==> flow/design.v <==
module alu_top (
    input             clk,
    input      [7:0]  a,
    input      [7:0]  b,
    input      [3:0]  sel,
    output reg [15:0] out
);
    reg  [7:0]  a_q, b_q;
    reg  [3:0]  sel_q;
    wire [15:0] alu_out;
    always @(posedge clk) begin
        a_q   <= a;
        b_q   <= b;
        sel_q <= sel;
        out   <= alu_out;
    end
    alu u_alu (.a(a_q), .b(b_q), .sel(sel_q), .out(alu_out));
endmodule

`timescale 1ns / 1ps
module alu(
    input [7:0] a,b,
    input [3:0] sel,
    output reg [15:0] out
    );
    always@(*)
        begin
            case(sel)
                4'b0000 : out=a+b;
                4'b0001 : out=a+1;
                4'b0010 : out=a-b;
                4'b0011 : out=a*b;
                4'b0100 : out=(b==0) ? 16'd0 : a/b;
                4'b0101 : out=(b==0) ? 16'd0 : a%b;
                4'b0110 : out=a&b;
                4'b0111 : out=a|b;
                4'b1000 : out=~(a&b);
                4'b1001 : out=~(a|b);
                4'b1010 : out=a^b;
                default: out=0;
            endcase        
        end    
endmodule
# Tool chain data of alu_top
# What the tools print for alu_top, step after step.
# Lines are those of the file above, counted from 1.
# Library cell names are shortened.
# Not given: n/a
# setup
top,alu_top
clk_port,clk
lib,sky130hd
corner,tt_025C_1v80

# Word-level counts
# Counts by Yosys on the flattened word-level netlist (proc, flatten, opt, wreduce; memories kept). Register bits leave out memories and registers merged into their read ports (data or address); mux counts leave out enables and synchronous resets folded into registers. Print and check cells are left out. Cells with the same type and inputs are merged into one.
# bits
regBits,36
in_bits,21
output_inout_bits,16
# op_classes
n_addsub,3
multipliers,1
n_div,2
equal,10
muxes,3
bitwise,5
reduce_and_logical,2
# op_table
operator,n
16-bit parallel mux with 11-bit select,1
8-bit by 8-bit divider with 16-bit output,1
8-bit by 8-bit remainder unit with 16-bit output,1
8-bit by 8-bit multiplier with 16-bit output,1
16-bit inverter,2
16-bit 2-to-1 mux,2
4-bit by 3-bit == test with 1-bit output with constant B,4
4-bit == test with constant B,3
8-bit by 1-bit adder with 9-bit output with constant B,1
8-bit by 8-bit adder with 9-bit output,1
8-bit by 8-bit subtractor with 9-bit output,1
4-bit by 2-bit == test with 1-bit output with constant B,2
8-bit bitwise AND,1
8-bit bitwise OR,1
8-bit XOR,1
8-bit logical NOT,1
4-bit by 1-bit == test with 1-bit output with constant B,1
4-bit logical NOT,1

# Longest topological paths
# Depth = most cells in a row (Yosys ltp): at word level without a register or memory, in the mapped netlist without a sequential cell, where the memories' decode and read muxes count.
# depth
depth_word,3
abc_area,0
ltp_mapped,154

# Netlist
# The flow's flattened synthesis, as Yosys stat reports it; memories are mapped. The netlist is that of the ABC_AREA named above (0 if unset); the other value can give another one.
# by_type
cell_type,n,area_total_um2
ha_1,170,2127.04
fa_1,39,780.749
dfxtp_1,36,720.691
nor2_1,156,585.562
xnor2_1,51,446.678
nand2_1,108,405.389
o21a_1,50,375.36
a21oi_1,74,370.355
inv_1,97,364.099
nor3_1,64,320.307
o21ai_0,61,305.293
a21o_1,35,262.752
mux2_2,21,236.477
mux2i_1,17,170.163
nand3_1,32,160.154
xor2_1,16,140.134
o211ai_1,17,127.622
or3_1,20,125.12
# Other cell types: 82; their cells: 320.
# synth_totals
cells,1384
mapped_area_um2,10532.6
sequential_area_um2,720.7
flip_flops,36
# The figures by module come from a second, unflattened synthesis with its own total; it is not the netlist above.
# unflattened
hier_cells,1326
hier_area_um2,10314.9
# Rows give one instance, submodules left out.
# modules
mod,n_inst,cells,mod_area_um2,seq_area_um2
alu,1,1290,9594.2,0.0
alu_top,1,36,720.7,720.7

# Path before layout
# OpenSTA on the mapped netlist: ideal clock, no wires. The path of least setup slack (recovery checks aside). Input and output delay are each 20% of the period. Register names are those of the netlist, which keeps one name where synthesis merged equal registers.
# synth_path
path_type,register -> register
startpoint,register b_q[1]
endpoint,register out[2]
period_ns,32.0
arrival_ns,30.052
t_required_ns,31.878
slack_ns,1.826
path_delay_ns,30.174
path_stages,140
period_less_setup_slack_ns,30.174
# "path_delay_ns" = arrival - input delay + setup time.
# "path_stages" counts driving pins, that of a launching flip-flop among them; a cell with two outputs on the path counts twice.
# "period_less_setup_slack_ns" = period - worst setup slack (recovery checks aside). The figure is calculated, with input and output delays left at 20% of the set period.
# The rows between start and end are the longest chain of elaborated cells between them; the timing report does not say that the signal goes this way. Where chains are equally long, one stands for them.
# Each line given opens the expression or statement behind the cell; cells for indexed reads and writes are added by Yosys, which also makes memories of some case tables.
# synth_via
cell_sequence,dfxtp_1 -> clkinv_1 -> ha_1 -> o21a_1 -> o21ai_0 -> o21bai_1 -> ha_1 -> a21oi_1 -> or4_1 -> o31a_1 -> nor2_1 -> ha_1 -> o21a_1 -> o22ai_1 -> mux2_2 -> ha_1 -> a21oi_1 -> nand2_1 -> [104 not listed] -> inv_1 -> nand3_1 -> or3_1 -> buf_2 -> clkbuf_1 -> a21oi_1 -> fa_1 -> a21o_1 -> a21o_1 -> a21o_1 -> a21oi_1 -> o21bai_1 -> a21oi_1 -> o21a_1 -> nand2_2 -> nor4_4 -> nor3_1 -> a311o_1
elab_chain_cells,3
# synth_lines
item,line_no,text
start: declaration,8,"reg  [7:0]  a_q, b_q;"
start: assignment,13,b_q   <= b;
8-bit by 8-bit remainder unit with 16-bit output,34,4'b0101 : out=(b==0) ? 16'd0 : a%b;
16-bit 2-to-1 mux,34,
16-bit parallel mux with 11-bit select,28,case(sel)
end: assignment,15,out   <= alu_out;
end: declaration,6,output reg [15:0] out

# Timing after layout
# From the final timing report of stored run 1: the path of least setup slack in the routed layout; clock arrival at registers is part of the times.
# layout_path
path_type,register -> register
startpoint,register b_q[5]
endpoint,register out[10]
period_ns,32.0
arrival_ns,30.57
t_required_ns,32.14
slack_ns,1.57
path_stages,136
# The rows between start and end are the longest chain of elaborated cells between them; the timing report does not say that the signal goes this way. Where chains are equally long, one stands for them.
# layout_via
cell_sequence,dfxtp_2 -> or4_4 -> or3_4 -> o21bai_1 -> ha_1 -> o211ai_1 -> nand2_2 -> nor3_2 -> o2bb2ai_2 -> nand2_1 -> ha_1 -> or3_1 -> o22ai_4 -> mux2_2 -> ha_1 -> o211ai_1 -> nand2_1 -> a41o_1 -> [100 not listed] -> o21ai_2 -> inv_2 -> nand3_1 -> or3_4 -> nor2_1 -> a21oi_2 -> fa_1 -> a21o_1 -> a21o_1 -> a21o_1 -> a21oi_1 -> o21bai_1 -> a21oi_2 -> o21a_1 -> and2_1 -> nor3_1 -> a2111oi_2 -> o21ai_2
elab_chain_cells,3
# layout_lines
item,line_no,text
start: declaration,8,"reg  [7:0]  a_q, b_q;"
start: assignment,13,b_q   <= b;
8-bit by 8-bit remainder unit with 16-bit output,34,4'b0101 : out=(b==0) ? 16'd0 : a%b;
16-bit 2-to-1 mux,34,
16-bit parallel mux with 11-bit select,28,case(sel)
end: assignment,15,out   <= alu_out;
end: declaration,6,output reg [15:0] out

# Stored flow runs of alu_top (5 of them; Yosys, OpenROAD, sky130hd). They differ in their settings and are not a sequence. Constraints: input delay and output delay 20% of the set period each, output load 0.01 pF.
# "achievedPeriod_ns": clock period set for the run, less the worst setup slack. It is reckoned from that one timing run; input and output delays stay at 20% of the period that was set.
# By "critical_path_time_ns" is meant the share of the clock period that the worst setup path is allowed (20% is reserved at inputs, 20% at outputs), minus its slack. Clock arrival times at its registers enter into it.
# A setting shown as . is not set for that run.
stored run,CELL_PAD_IN_SITES_DETAIL_PLACEMENT,CTS_CLUSTER_SIZE,MAX_ROUTING_LAYER,MIN_ROUTING_LAYER,period_ns,CAP_MARGIN,CORE_MARGIN,CORE_UTILIZATION,SLEW_MARGIN,SETUP_SLACK_MARGIN,CELL_PAD_IN_SITES_GLOBAL_PLACEMENT,CORE_ASPECT_RATIO,PLACE_DENSITY_LB_ADDON,TNS_END_PERCENT,CTS_CLUSTER_DIAMETER,GPL_ROUTABILITY_DRIVEN,GPL_TIMING_DRIVEN,utilization_pct,stdcell_area_um2,ws_hold_ns,achievedPeriod_ns,synthArea_um2,critical_path_time_ns,critical_path_kind,timing.setup.tns_ns,ws_setup_ns,final_die_area_um2
stored run 1,1,62,met4,met1,32.0,20,2,40,20,.,.,.,.,.,.,.,.,46.0,11940.2,0.775,30.429,10532.6,30.43,register -> register,0.000,1.571,27645.7
stored run 2,.,.,.,.,30.6,20,2,40,20,-2.0,.,.,.,.,.,.,.,45.1,11721.2,0.738,30.304,10532.6,30.30,register -> register,0.000,0.296,27645.7
stored run 3,.,.,.,.,19.3,15,2,26,40,2.94,3,0.79,0.1,60,.,.,.,41.6,16604.7,0.728,26.207,10532.6,26.21,register -> register,-109.169,-6.907,42147.2
stored run 4,.,.,.,.,19.3,15,2,26,40,.,0,0.79,0.1,60,335,0,.,43.7,17464.2,0.756,26.104,10532.6,26.10,register -> register,-107.438,-6.804,42147.2
stored run 5,1,51,met4,met1,32.0,20,3,47,20,.,.,1.14,0.02,.,.,.,0,56.7,12300.5,0.785,30.760,10532.6,30.76,register -> register,0.000,1.240,24245.9
